==> flow/design.v <==
`timescale 1ns/1ps
module ALU(ALUControl, a, b, zero, less_greater, w);
    parameter N = 16;
    input [2:0] ALUControl;
    input signed [N-1:0] a, b;
    output zero, less_greater;
    output reg signed [N-1:0] w;
    always @(a or b or ALUControl) begin
        case (ALUControl)
            3'b000   :  w = a + b;
            3'b001   :  w = a - b;
            3'b010   :  w = a & b;
            3'b011    :  w = a | b;
            3'b101   :  w = $signed(a) < $signed(b) ? 16'd1 : 16'd0;
            3'b100   :  w = a ^ b;
            default:  w = {N{1'bx}};
        endcase
    end
    assign zero = (~|w);
    assign less_greater = |w;
endmodule
`timescale 1ns/1ps
module ALU_Controller(func3, Branch_funct, ALUOp, ALUControl);
    input [2:0] func3;
    input [1:0] Branch_funct;
    input [1:0] ALUOp;  
    output reg [2:0] ALUControl;
    always @(ALUOp or func3 or Branch_funct)begin
        case (ALUOp)
            2'b00   : ALUControl <= 3'b000;
            2'b01   : ALUControl <= 
                        (Branch_funct == 2'b00) ? 3'b001:
                        (Branch_funct == 2'b01) ? 3'b001:
                        (Branch_funct == 2'b10) ? 3'b101: 3'bxxx;
            2'b10   : ALUControl <= 
                        (func3 == 3'b000) ? 3'b000:
                        (func3 == 3'b001)  ? 3'b001:
                        (func3 == 3'b111) ? 3'b010:
                        (func3 == 3'b110) ? 3'b011:
                        (func3 == 3'b010) ? 3'b101 : 3'bxxx;
            2'b11   : ALUControl <= 3'b000;
            default: ALUControl <= 3'b000;
        endcase
    end
endmodule
module BranchController(Branch_funct, branch, less_greater, zero, w);
    input branch, zero, less_greater;
    input [1:0] Branch_funct;
    output reg w;
    always @(Branch_funct, zero, less_greater, branch) begin
        case (Branch_funct)
            2'b00   : w <= branch && zero;
            2'b01   : w <= branch && ~zero;
            2'b10   : w <= branch && less_greater;
            default: w <= 1'b0;
        endcase
    end
endmodule
`timescale 1ns/1ps
module CRegister(in, en, rst, clk, out);
    parameter N = 16;
    input [N-1:0] in;
    input en, clk, rst;
    output reg [N-1:0] out;
    always @(posedge clk or posedge rst) begin
        if (rst)
            out <= {N{1'b0}};
        else if (en)
            out <= in;
    end
endmodule
`timescale 1ns/1ps
module ImmExtension(immSrc, data, w);
    input [2:0] immSrc;
    input [12:0] data;
    parameter [2:0] L_T = 3'b000, S_T = 3'b001,
                    B_T = 3'b010, J_T = 3'b011,
                    I_T = 3'b100;
    output reg [15:0] w;
    always @(immSrc, data) begin
        case (immSrc)
            L_T   : w <= {{9{data[12]}},data[12], data[8:6] , data[2:0]};
            S_T   : w <= {{19{data[12]}},data[12], data[5:0]};
            J_T   : w <= {{3{data[12]}},data[12], data[11:0]};
            B_T   : w <= {{11{data[12]}}, data[12], data[9], data[2:0]};
            I_T   : w <= {{9{data[12]}},data[12], data[8:6], data[2:0]};
            default: w <= 16'dx;
        endcase
    end
endmodule
`timescale 1ns/1ps
module Mux2to1(slc, a, b, w);
    parameter N = 16;
    input slc;
    input [N-1:0] a, b;
    output [N-1:0] w;
    assign w = ~slc ? a : b;
endmodule
`timescale 1ns/1ps
module Mux4to1(slc, a, b, c, d, w);
    parameter N = 16;
    input [1:0] slc;
    input [N-1:0] a, b, c, d;
    output reg [N-1:0] w;
    always @(a or b or c or d or slc) begin
        case (slc)
            2'b00  : w <= a;
            2'b01  : w <= b;
            2'b10  : w <= c;
            2'b11  : w <= d;
            default: w <= {N{1'bx}};
        endcase
    end
endmodule
`timescale 1ns/1ps
module RegisterFile(clk, regWrite,
                    readRegister1, readRegister2,
                    writeRegister, writeData,
                    readData1, readData2);
    parameter WordLen = 16;
    parameter WordCount = 16;
    input regWrite, clk;
    input [2:0] readRegister1, readRegister2, writeRegister;
    input [WordLen-1:0] writeData;
    output [WordLen-1:0] readData1, readData2;
    reg [WordLen-1:0] registerFile [0:(WordCount /2)-1];
    always @(posedge clk) begin
        if (regWrite)
            registerFile[writeRegister] <= writeData;
    end
    assign readData1 = registerFile[readRegister1];
    assign readData2 = registerFile[readRegister2];
endmodule
`timescale 1ns/1ps
module MainController(clk, rst, op,
                      PCUpdate, adrSrc, memWrite, branch,
                      IRWrite, resultSrc, ALUOp, 
                      ALUSrcA, ALUSrcB, immSrc, regWrite, jump);
    input [2:0] op;
    input clk, rst;
    output reg [1:0]  resultSrc, ALUSrcA, ALUSrcB, ALUOp;
    output reg [2:0] immSrc;
    output reg adrSrc, regWrite, memWrite, PCUpdate, branch, IRWrite, jump;
    parameter [2:0] R_T = 3'b000, L_T = 3'b001,
                    S_T = 3'b010, B_T = 3'b011,
                    J_T = 3'b100, I_T = 3'b101;
    reg [11:0] pstate;
    reg [11:0] nstate;
    always @(*) begin
        case (pstate)
            12'b000000000001   : nstate = 12'b000000000010;
            12'b000000000010  : nstate =  (op == L_T)    ? 12'b000000000100     :
                                 (op == R_T)    ? 12'b000000010000     :
                                 (op == B_T)    ? 12'b000001000000     :                                   
                                 (op == J_T)    ? 12'b000000001000     :
                                 (op == S_T)    ? 12'b000010000000     : 
                                 (op == I_T)    ? 12'b100000000001     :12'b000000000001;   
            12'b100000000001 : nstate = 12'b000000100000;
            12'b000000000100 : nstate = 12'b001000000001;
            12'b000000010000 : nstate = 12'b000000100000;
            12'b000000100000: nstate = 12'b000000000001;
            12'b000001000000 : nstate = 12'b000000000001;
            12'b000000001000 : nstate = 12'b000000000001;
            12'b000010000000 : nstate = 12'b000100000000;
            12'b000100000000: nstate = 12'b000000000001;
            12'b001000000001: nstate = 12'b010000000001;
            12'b010000000001 : nstate = 12'b000000000001;
            default: nstate = 12'b000000000001;
        endcase
    end
    always @(pstate) begin
        {resultSrc, memWrite, ALUOp, ALUSrcA, ALUSrcB, immSrc, 
                regWrite, PCUpdate, branch, IRWrite, jump, adrSrc} = 18'b0;
        case (pstate)
            12'b000000000001 : begin
                IRWrite   = 1'b1;
                adrSrc    = 1'b0;
                ALUSrcA   = 2'b00;
                ALUSrcB   = 2'b10;
                ALUOp     = 2'b00;
                resultSrc = 2'b10;
                PCUpdate  = 1'b1;
            end
            12'b000000000010: begin
                ALUSrcA   = 2'b01;
                ALUSrcB   = 2'b01;
                ALUOp     = 2'b00;
                immSrc    = 3'b010;
            end
            12'b100000000001: begin 
                ALUSrcA   = 2'b10;
                ALUSrcB   = 2'b01;
                immSrc    = 3'b100;
                ALUOp     = 2'b11;
            end
            12'b000000000100: begin 
                ALUSrcA   = 2'b10;
                ALUSrcB   = 2'b01;
                immSrc    = 3'b000;
                ALUOp     = 2'b11;
            end
            12'b001000000001: begin
                resultSrc = 2'b00;
                adrSrc    = 1'b1;
            end
            12'b010000000001: begin
                resultSrc = 2'b01;
                regWrite  = 1'b1;
            end
            12'b000000010000: begin
                ALUSrcA   = 2'b10;
                ALUSrcB   = 2'b00;
                ALUOp     = 2'b10;
            end
            12'b000001000000: begin
                ALUSrcA   = 2'b10;
                ALUSrcB   = 2'b00;
                ALUOp     = 2'b01;
                resultSrc = 2'b00;
                branch    = 1'b1;
            end
            12'b000000001000: begin
                ALUSrcA   = 2'b01;
                ALUSrcB   = 2'b01;
                ALUOp     = 2'b00;
                resultSrc = 2'b10;
                immSrc    = 3'b011;
                jump      = 1'b1;
            end
            12'b000010000000: begin
                ALUSrcA   = 2'b10;
                ALUSrcB   = 2'b01;
                ALUOp     = 2'b00;
                immSrc    = 3'b001;
            end
            12'b000100000000: begin
                resultSrc = 2'b00;
                adrSrc    = 1'b1;
                memWrite  = 1'b1;
            end
            12'b000000100000: begin
                resultSrc = 2'b00;
                regWrite  = 1'b1;
            end
        endcase
    end
    always @(posedge clk or posedge rst) begin
        if (rst)
            pstate <= 12'b000000000001;
        else
            pstate <= nstate;
    end
endmodule
`timescale 1ns/1ps
module RISC_V_Controller(clk, rst, op, func3, Branch_funct, zero,less_greater,
                    PCWrite, adrSrc, memWrite,
                    IRWrite, resultSrc, ALUControl,
                    ALUSrcA, ALUSrcB, immSrc, regWrite);
    input [2:0] op;
    input [2:0] func3;
    input [1:0] Branch_funct;
    input clk, rst, zero, less_greater;
    output PCWrite, adrSrc, memWrite, IRWrite, regWrite;
    output [1:0] resultSrc, ALUSrcA, ALUSrcB;
    output [2:0] ALUControl;
    output [2:0] immSrc;
    wire PCUpdate, branch, Branch_out, jump;
    wire[1:0] ALUOp;
    MainController mainController(
        .clk(clk), .rst(rst), .op(op),
        .PCUpdate(PCUpdate),
        .adrSrc(adrSrc), .memWrite(memWrite),
        .branch(branch), .resultSrc(resultSrc),
        .ALUSrcA(ALUSrcA), .ALUSrcB(ALUSrcB),
        .immSrc(immSrc), .regWrite(regWrite),
        .IRWrite(IRWrite), .ALUOp(ALUOp), .jump(jump)
    );
    ALU_Controller ALUController(
        .func3(func3),  .ALUOp(ALUOp), .ALUControl(ALUControl), .Branch_funct(Branch_funct)
    );    
    BranchController Branch_Control(
                                    .Branch_funct(Branch_funct), .branch(branch), .less_greater(less_greater), .zero(zero), .w(Branch_out)
                                    );
    assign PCWrite = (PCUpdate | Branch_out | jump); 
endmodule
`timescale 1ns/1ps
module RISC_V_Datapath(clk, rst, PCWrite, adrSrc, memWrite,
                    IRWrite, resultSrc, ALUControl,
                    ALUSrcA, ALUSrcB, immSrc, regWrite,
                    op, func3, Branch_funct, zero, less_greater, funct7,
                    mem_addr, mem_wdata, mem_we, mem_rdata);
    input clk, rst, PCWrite, adrSrc, memWrite, IRWrite, regWrite;
    input [1:0] resultSrc, ALUSrcA, ALUSrcB;
    input [2:0] ALUControl;
    input [2:0] immSrc;
    input  [15:0] mem_rdata;
    output [15:0] mem_addr, mem_wdata;
    output        mem_we;
    output [2:0] op;
    output [2:0] func3;
    output [1:0] Branch_funct;
    output  zero, less_greater, funct7;
    wire [15:0] Adr, PC, ReadData, OldPC;
    wire [15:0] ImmExt, instr, Data;
    wire [15:0] RD1, RD2, A, B, SrcA, SrcB;
    wire [15:0] ALUResult, ALUOut, Result;
    CRegister  PCR  (.in(Result),    .en(PCWrite), .rst(rst), .clk(clk), .out(PC));
    CRegister OldPCR(.in(PC),        .en(IRWrite), .rst(rst), .clk(clk), .out(OldPC));
    CRegister  IR   (.in(ReadData),  .en(IRWrite), .rst(rst), .clk(clk), .out(instr));
    CRegister MDR   (.in(ReadData),  .en(1'b1),    .rst(rst), .clk(clk), .out(Data));
    CRegister AR    (.in(RD1),       .en(1'b1),    .rst(rst), .clk(clk), .out(A));
    CRegister BR    (.in(RD2),       .en(1'b1),    .rst(rst), .clk(clk), .out(B));
    CRegister ALUR  (.in(ALUResult), .en(1'b1),    .rst(rst), .clk(clk), .out(ALUOut));
    Mux2to1 AdrMux(.slc(adrSrc),    .a(PC),     .b(Result), .w(Adr));
    Mux4to1 AMux     (.slc(ALUSrcA),   .a(PC),     .b(OldPC),  .c(A),         .d(16'd0),  .w(SrcA));
    Mux4to1 BMux     (.slc(ALUSrcB),   .a(B),      .b(ImmExt), .c(16'd2),     .d(16'd0),  .w(SrcB));
    Mux4to1 ResultMux(.slc(resultSrc), .a(ALUOut), .b(Data),   .c(ALUResult), .d(ImmExt), .w(Result));
    ImmExtension Extend(
        .immSrc(immSrc), .data({instr[15], instr[11:0]}), .w(ImmExt)
    );
    ALU ALU_Instance(
        .ALUControl(ALUControl), .a(SrcA), .b(SrcB), 
        .zero(zero), .less_greater(less_greater), .w(ALUResult)
    );
    assign mem_addr  = Adr;
    assign mem_wdata = B;
    assign mem_we    = memWrite;
    assign ReadData  = mem_rdata;
    RegisterFile RF(
        .clk(clk), 
        .regWrite(regWrite),
        .writeData(Result), 
        .readData1(RD1), .readData2(RD2),
        .readRegister1(instr[5:3]), 
        .readRegister2(instr[8:6]),
        .writeRegister(instr[11:9])
    );
    assign funct7 = instr[15]; 
    assign op = instr[14:12];
    assign func3 = instr[2:0];
    assign Branch_funct = instr[11:10];
endmodule
`timescale 1ns/1ps
module RISC_V(clk, rst, mem_addr, mem_wdata, mem_we, mem_rdata);
    input clk, rst;
    input  [15:0] mem_rdata;  
    output [15:0] mem_addr;   
    output [15:0] mem_wdata;  
    output        mem_we;     
    wire [2:0] func3, ALUControl;
    wire[2:0] immSrc;
    wire zero, less_greater, PCSrc, memWrite, 
         regWrite, ALUSrc, PCWrite, adrSrc, IRWrite, funct7;
    wire [1:0] resultSrc, ALUSrcA, ALUSrcB, Branch_funct;
    wire [2:0] op; 
    RISC_V_Controller CU(
        .clk(clk), .rst(rst), .op(op), 
        .func3(func3), .immSrc(immSrc), .zero(zero), 
        .less_greater(less_greater), .PCWrite(PCWrite),
        .adrSrc(adrSrc), .memWrite(memWrite), 
        .IRWrite(IRWrite), .resultSrc(resultSrc), 
        .ALUControl(ALUControl), .ALUSrcA(ALUSrcA),
        .ALUSrcB(ALUSrcB), .regWrite(regWrite),
        .Branch_funct(Branch_funct)
    );
    RISC_V_Datapath DP(
        .clk(clk), .rst(rst), .less_greater(less_greater),
        .PCWrite(PCWrite), .adrSrc(adrSrc),
        .memWrite(memWrite), .IRWrite(IRWrite), 
        .resultSrc(resultSrc), .immSrc(immSrc), 
        .ALUControl(ALUControl), .op(op),
        .ALUSrcA(ALUSrcA), .func3(func3),
        .ALUSrcB(ALUSrcB), .zero(zero),
        .regWrite(regWrite), .Branch_funct(Branch_funct), .funct7(funct7),
        .mem_addr(mem_addr), .mem_wdata(mem_wdata), .mem_we(mem_we), .mem_rdata(mem_rdata)
    );
endmodule
Ticket comment

Step by step through the tools: RISC_V. Tool output for the design above before and after an edit, in the order of the flow. "unedited" refers to lines of the RTL above, "edited" to lines of the edited file. "change" is "edited" less "unedited", of the values as shown; "rel. change" is that difference over "unedited", in percent. Cell names lack the library's common part. Not given: -

Design top: RISC_V. Clock: clk. Cell library: sky130hd. Corner: tt_025C_1v80.

Diff. The edit as a unified diff against the file above. This change comes from a script, not from a designer. The edited design behaves differently; no optimisation was intended.

```diff
@@ -130,5 +130,7 @@
     end
     assign readData1 = registerFile[readRegister1];
-    assign readData2 = registerFile[readRegister2];
+    reg [WordLen-1:0] readData2_ff;
+    always @(posedge clk) readData2_ff <= registerFile[readRegister2];
+    assign readData2 = readData2_ff;
 endmodule
 `timescale 1ns/1ps
```

Elaborated design. Counts by Yosys on the flattened word-level netlist (proc, flatten, opt, wreduce; memories kept). Register bits leave out memories and registers merged into their read ports (data or address). Print and check cells are left out. Cells with the same type and inputs are merged into one. Memory sizes are those after Yosys's memory passes, which may raise the word count (mostly to a power of two), join words into wider ones and drop unused or constant bits.

Cells by class: add/subtract/negate cells (unedited 2, edited 2, change 0, rel. change 0.00%); multiply operators (unedited 0, edited 0, change 0); div/mod/pow operators (unedited 0, edited 0, change 0); magnitude comparators (unedited 1, edited 1, change 0, rel. change 0.00%); eq/ne operators (unedited 44, edited 44, change 0, rel. change 0.00%); shift operators (unedited 0, edited 0, change 0); multiplexer cells (unedited 38, edited 38, change 0, rel. change 0.00%); bitwise logic cells (unedited 5, edited 5, change 0, rel. change 0.00%); reduce/logical cells (unedited 24, edited 24, change 0, rel. change 0.00%).

Operator kinds equal on both sides are left out: 43.

Storage and ports: bits in registers (unedited 92, edited 108, change +16, rel. change +17.39%); bits in latches (unedited 0, edited 0, change 0); RAM bits (unedited 128, edited 128, change 0, rel. change 0.00%); bits in read-only memories (unedited 0, edited 0, change 0); clocked read ports x word width (unedited 32, edited 32, change 0, rel. change 0.00%); memories kept (unedited 1, edited 1, change 0, rel. change 0.00%); output and inout port bits (unedited 33, edited 33, change 0, rel. change 0.00%).

Memory list: words x width with read and write ports (unedited DP.RF.registerFile 8x16 r2 w1, edited DP.RF.registerFile 8x16 r2 w1).

Depth. Depth = most cells in a row (Yosys ltp): at word level without a register or memory, in the mapped netlist without a sequential cell, where the memories' decode and read muxes count.

Depth: word-level depth (unedited 15, edited 15, change 0, rel. change 0.00%); ABC_AREA (unedited 0, edited 0); depth in mapped cells (unedited 23, edited 23, change 0, rel. change 0.00%).

Mapped cells and area. Source: synth_stat.txt of the flow (Yosys; design flattened, memories mapped). It holds for the ABC_AREA given above (unset counts as 0); a run with the other value may have another netlist.

Mapped netlist: standard cells after synthesis (unedited 1050, edited 1058, change +8, rel. change +0.76%); synthesis area (um2) (unedited 13897.1, edited 13928.4, change +31.3, rel. change +0.23%); sequential area (um2) (unedited 6947.9, edited 7268.2, change +320.3, rel. change +4.61%); flip-flops (unedited 252, edited 268, change +16, rel. change +6.35%).

Cells by type: dfxtp_1 (unedited 0, edited 16, change +16); a21oi_1 (unedited 41, edited 52, change +11, rel. change +26.83%); o21ai_0 (unedited 34, edited 45, change +11, rel. change +32.35%); inv_1 (unedited 62, edited 55, change -7, rel. change -11.29%); nor2_1 (unedited 63, edited 69, change +6, rel. change +9.52%); mux4_2 (unedited 79, edited 74, change -5, rel. change -6.33%); a211oi_1 (unedited 20, edited 15, change -5, rel. change -25.00%); a31oi_1 (unedited 10, edited 5, change -5, rel. change -50.00%); buf_2 (unedited 5, edited 10, change +5, rel. change +100.00%); mux2i_1 (unedited 19, edited 23, change +4, rel. change +21.05%); o21a_1 (unedited 7, edited 3, change -4, rel. change -57.14%); a21o_1 (unedited 2, edited 6, change +4, rel. change +200.00%); nor3_1 (unedited 25, edited 22, change -3, rel. change -12.00%); and2_1 (unedited 9, edited 12, change +3, rel. change +33.33%); a22oi_1 (unedited 8, edited 5, change -3, rel. change -37.50%); buf_4 (unedited 6, edited 3, change -3, rel. change -50.00%); or2_2 (unedited 4, edited 7, change +3, rel. change +75.00%); nor3_2 (unedited 3, edited 0, change -3, rel. change -100.00%).

Cell types equal on both sides are left out: 21. The list need not be complete. The figures by module come from a second, unflattened synthesis with its own total; it is not the netlist above.

Unflattened totals: cells (unflattened synthesis) (unedited 1082, edited 1059, change -23, rel. change -2.13%); area (unflattened synthesis) (um2) (unedited 15693.8, edited 15886.5, change +192.7, rel. change +1.23%).

Each row is one instance without its submodules.

Modules, unedited: RegisterFile (times used 1, cells 255, area 6044.5 um2, sequential area 3843.7 um2); CRegister (times used 7, cells 35, area 653.1 um2, sequential area 400.4 um2); ALU (times used 1, cells 416, area 2690.1 um2, sequential area 0.0 um2); Mux4to1 (times used 3, cells 20, area 424.2 um2, sequential area 0.0 um2); MainController (times used 1, cells 41, area 467.9 um2, sequential area 301.5 um2); Mux2to1 (times used 1, cells 18, area 249.0 um2, sequential area 0.0 um2); ImmExtension (times used 1, cells 22, area 231.5 um2, sequential area 0.0 um2); BranchController (times used 1, cells 11, area 80.1 um2, sequential area 0.0 um2); ALU_Controller (times used 1, cells 10, area 65.1 um2, sequential area 0.0 um2); RISC_V_Datapath (times used 1, cells 3, area 15.0 um2, sequential area 0.0 um2); RISC_V_Controller (times used 1, cells 1, area 6.3 um2, sequential area 0.0 um2); RISC_V (times used 1, cells 0, area 0.0 um2, sequential area 0.0 um2).

Modules, edited: RegisterFile (times used 1, cells 271, area 6364.9 um2, sequential area 4164.0 um2); CRegister (times used 7, cells 35, area 653.1 um2, sequential area 400.4 um2); ALU (times used 1, cells 377, area 2562.5 um2, sequential area 0.0 um2); Mux4to1 (times used 3, cells 20, area 424.2 um2, sequential area 0.0 um2); MainController (times used 1, cells 41, area 467.9 um2, sequential area 301.5 um2); Mux2to1 (times used 1, cells 18, area 249.0 um2, sequential area 0.0 um2); ImmExtension (times used 1, cells 22, area 231.5 um2, sequential area 0.0 um2); BranchController (times used 1, cells 11, area 80.1 um2, sequential area 0.0 um2); ALU_Controller (times used 1, cells 10, area 65.1 um2, sequential area 0.0 um2); RISC_V_Datapath (times used 1, cells 3, area 15.0 um2, sequential area 0.0 um2); RISC_V_Controller (times used 1, cells 1, area 6.3 um2, sequential area 0.0 um2); RISC_V (times used 1, cells 0, area 0.0 um2, sequential area 0.0 um2).

Timing after synthesis. Source: OpenSTA report_checks on the synthesized netlist (no wires, ideal clock, input and output delay 20% of the period each), path of least setup slack; recovery checks are left aside. Register names are those of the netlist, which keeps one name where synthesis merged equal registers.

Path after synthesis: kind (unedited register to output, edited register to output); start point (unedited register CU.mainController.pstate, edited register CU.mainController.pstate); end point (unedited output mem_addr[12], edited output mem_addr[14]); clock period (ns) (unedited 8.0, edited 8.0, change 0.0, rel. change 0.00%); output delay (ns) (unedited 1.600, edited 1.600, change 0.000, rel. change 0.00%); time at the first pin (ns) (unedited 0.000, edited 0.000, change 0.000); arrival time (ns) (unedited 4.648, edited 4.751, change +0.103, rel. change +2.22%); required time (ns) (unedited 6.400, edited 6.400, change 0.000, rel. change 0.00%); slack (ns) (unedited 1.752, edited 1.649, change -0.103); delay of the path (ns) (unedited 4.648, edited 4.751, change +0.103, rel. change +2.22%); stages (unedited 20, edited 20, change 0, rel. change 0.00%); buffers on the path (unedited 1, edited 3, change +2, rel. change +200.00%); synthesis period reached (ns) (unedited 6.248, edited 6.351, change +0.103, rel. change +1.65%).

"delay of the path" = arrival - input delay + setup time. A path that ends at an output port has no setup time. "stages": output pins that drive a net of the path, with the launching flip-flop's if there is one; two outputs of one cell count as two. "synthesis period reached" = period - worst setup slack (recovery checks aside). The figure is calculated, with input and output delays left at 20% of the set period. An end named without its bit number is one bit of that signal or, where synthesis recoded a state register, one of its new flip-flops.

On the way, after synthesis, unedited:
Path through: dfrtp_1 nor3_1 inv_1 or3_1 clkbuf_1 nor2_1 nand2_1 o21ai_0 ha_1 inv_1 fa_1 nand2b_1 a2111o_1 o21a_1 a31oi_1 o22ai_1 o21ai_1 o221ai_1 mux4_2 mux2_2.

Ends and longest elaborated chain, after synthesis, unedited: start: declaration (line 147) `reg [11:0] pstate;`; start: assignment (line 249) `pstate <= 12'b000000000001;`; start: assignment (line 251) `pstate <= nstate;`; end: declaration (line 347) `output [15:0] mem_addr;`.

unedited: Chain of elaborated cells between the ends: none given. Nets of the timed path that keep an RTL name, with a line that drives or declares them; the list need not be complete.

Nets with RTL names, path after synthesis, unedited: DP.ALUR.in[12] (line 9) `case (ALUControl)`; DP.AdrMux.b[12] (line 106) `case (slc)`.

On the way, after synthesis, edited:
Path through: dfrtp_1 nor3_1 inv_1 or3_1 clkbuf_1 nor2_1 clkbuf_1 nand2_1 o21ai_0 ha_1 buf_2 nor3_1 nor4_1 a221o_1 a41o_1 a2111o_1 a21oi_2 inv_1 mux4_2 mux2_2.

Ends and longest elaborated chain, after synthesis, edited: start: declaration (line 149) `reg [11:0] pstate;`; start: assignment (line 251) `pstate <= 12'b000000000001;`; start: assignment (line 253) `pstate <= nstate;`; end: declaration (line 349) `output [15:0] mem_addr;`.

edited: Chain of elaborated cells between the ends: none given.

Nets with RTL names, path after synthesis, edited: DP.ALUR.in[14] (line 9) `case (ALUControl)`; DP.AdrMux.b[14] (line 106) `case (slc)`.

Timing after layout. Path of least setup slack in the final report of the runs of pair A (OpenROAD, finished layout, wires in). Where an end is a register, its clock arrival counts in the times.

Path post-layout: kind (unedited register to output, edited register to output); start point (unedited register CU.mainController.pstate, edited register CU.mainController.pstate); end point (unedited output mem_addr[13], edited output mem_addr[15]); clock period (ns) (unedited 8.0, edited 8.0, change 0.0, rel. change 0.00%); output delay (ns) (unedited 1.60, edited 1.60, change 0.00, rel. change 0.00%); time at the first pin (ns) (unedited 0.52, edited 0.52, change 0.00, rel. change 0.00%); arrival time (ns) (unedited 6.16, edited 6.08, change -0.08, rel. change -1.30%); required time (ns) (unedited 6.40, edited 6.40, change 0.00, rel. change 0.00%); slack (ns) (unedited 0.24, edited 0.32, change +0.08); stages (unedited 15, edited 20, change +5, rel. change +33.33%); buffers on the path (unedited 1, edited 2, change +1, rel. change +100.00%).

An end named without its bit number is one bit of that signal or, where synthesis recoded a state register, one of its new flip-flops.

On the way, post-layout, unedited:
Path through: dfrtp_1 nor3_1 nand2_2 a211oi_1 ha_2 nor2_4 nand3_2 a311oi_4 o21bai_1 o2bb2ai_1 a2111oi_1 a21oi_1 mux4_2 mux2_2 clkdlybuf4s50_1.

Ends and longest elaborated chain, post-layout, unedited: start: declaration (line 147) `reg [11:0] pstate;`; start: assignment (line 249) `pstate <= 12'b000000000001;`; start: assignment (line 251) `pstate <= nstate;`; end: declaration (line 347) `output [15:0] mem_addr;`.

unedited: Chain of elaborated cells between the ends: none given. Nets of the timed path that keep an RTL name, with a line that drives or declares them; the list need not be complete.

Nets with RTL names, path post-layout, unedited: DP.ALUR.in[13] (line 9) `case (ALUControl)`; DP.AdrMux.b[13] (line 106) `case (slc)`.

On the way, post-layout, edited:
Path through: dfrtp_1 nor3_1 inv_1 or3_4 nor2_1 buf_4 nand2_1 o21ai_0 ha_1 o21ba_2 nor4_2 o21ai_1 a2bb2oi_1 o31ai_2 nor4_1 o22ai_1 inv_1 mux4_2 mux2_2 clkdlybuf4s50_1.

Ends and longest elaborated chain, post-layout, edited: start: declaration (line 149) `reg [11:0] pstate;`; start: assignment (line 251) `pstate <= 12'b000000000001;`; start: assignment (line 253) `pstate <= nstate;`; end: declaration (line 349) `output [15:0] mem_addr;`.

edited: Chain of elaborated cells between the ends: none given.

Nets with RTL names, path post-layout, edited: DP.ALUR.in[15] (line 9) `case (ALUControl)`; DP.AdrMux.b[15] (line 106) `case (slc)`.

Flow runs. Both versions went through the flow (Yosys, OpenROAD) with the same settings in each pair. Constraints: input delay and output delay 20% of the set period each, output load 0.01 pF.

Settings, pair A:
CORE_UTILIZATION: 40. The figure for period_ns is 8.0. The figure for CAP_MARGIN is 20. For CORE_MARGIN the number is 2. The figure for SLEW_MARGIN is 20.

Measured results, pair A: chip area in the Yosys report (um2) (unedited 13897.1, edited 13928.4, change +31.3, rel. change +0.23%); overall die area (um2) (unedited 36250.3, edited 36330.3, change +80.0, rel. change +0.22%); standard-cell area of the final layout (um2) (unedited 15818.9, edited 15770.1, change -48.8, rel. change -0.31%); utilization of the finished layout (%) (unedited 46.0, edited 45.8, change -0.2); setup slack of the critical path (ns) (unedited 0.242, edited 0.316, change +0.074); final setup TNS (ns) (unedited 0.000, edited 0.000, change 0.000); worst hold slack in the final report (ns) (unedited 0.386, edited 0.322, change -0.064); overall power (mW) (unedited 2.559, edited 2.652, change +0.093, rel. change +3.63%); period reached (ns) (unedited 7.758, edited 7.684, change -0.074, rel. change -0.95%).

Settings, pair B:
The figure for ABC_AREA is 0. The figure for CELL_PAD_IN_SITES_DETAIL_PLACEMENT is 2. For CORE_ASPECT_RATIO the number is 1.42. CORE_UTILIZATION: 15. GPL_ROUTABILITY_DRIVEN: 0. PLACE_DENSITY_LB_ADDON: 0.11. TNS_END_PERCENT: 55. The figure for period_ns is 8.03. The figure for CAP_MARGIN is 20. For CORE_MARGIN the number is 2. The figure for SLEW_MARGIN is 20.

Measured results, pair B: chip area in the Yosys report (um2) (unedited 13897.1, edited 13928.4, change +31.3, rel. change +0.23%); overall die area (um2) (unedited 95135.6, edited 95346.6, change +211.0, rel. change +0.22%); standard-cell area of the final layout (um2) (unedited 16886.2, edited 17048.9, change +162.7, rel. change +0.96%); utilization of the finished layout (%) (unedited 18.3, edited 18.5, change +0.2); setup slack of the critical path (ns) (unedited 0.308, edited 0.348, change +0.040); final setup TNS (ns) (unedited 0.000, edited 0.000, change 0.000); worst hold slack in the final report (ns) (unedited 0.402, edited 0.328, change -0.074); overall power (mW) (unedited 2.688, edited 2.833, change +0.145, rel. change +5.39%); period reached (ns) (unedited 7.722, edited 7.682, change -0.040, rel. change -0.52%).

"period reached" is the run's clock period less its worst setup slack. It is reckoned from that one timing run; input and output delays stay at 20% of the period that was set. By "overall power" is meant OpenSTA's value without simulated activity: inputs other than the clock are taken to toggle once in ten clock periods, and the tool carries that through the logic.
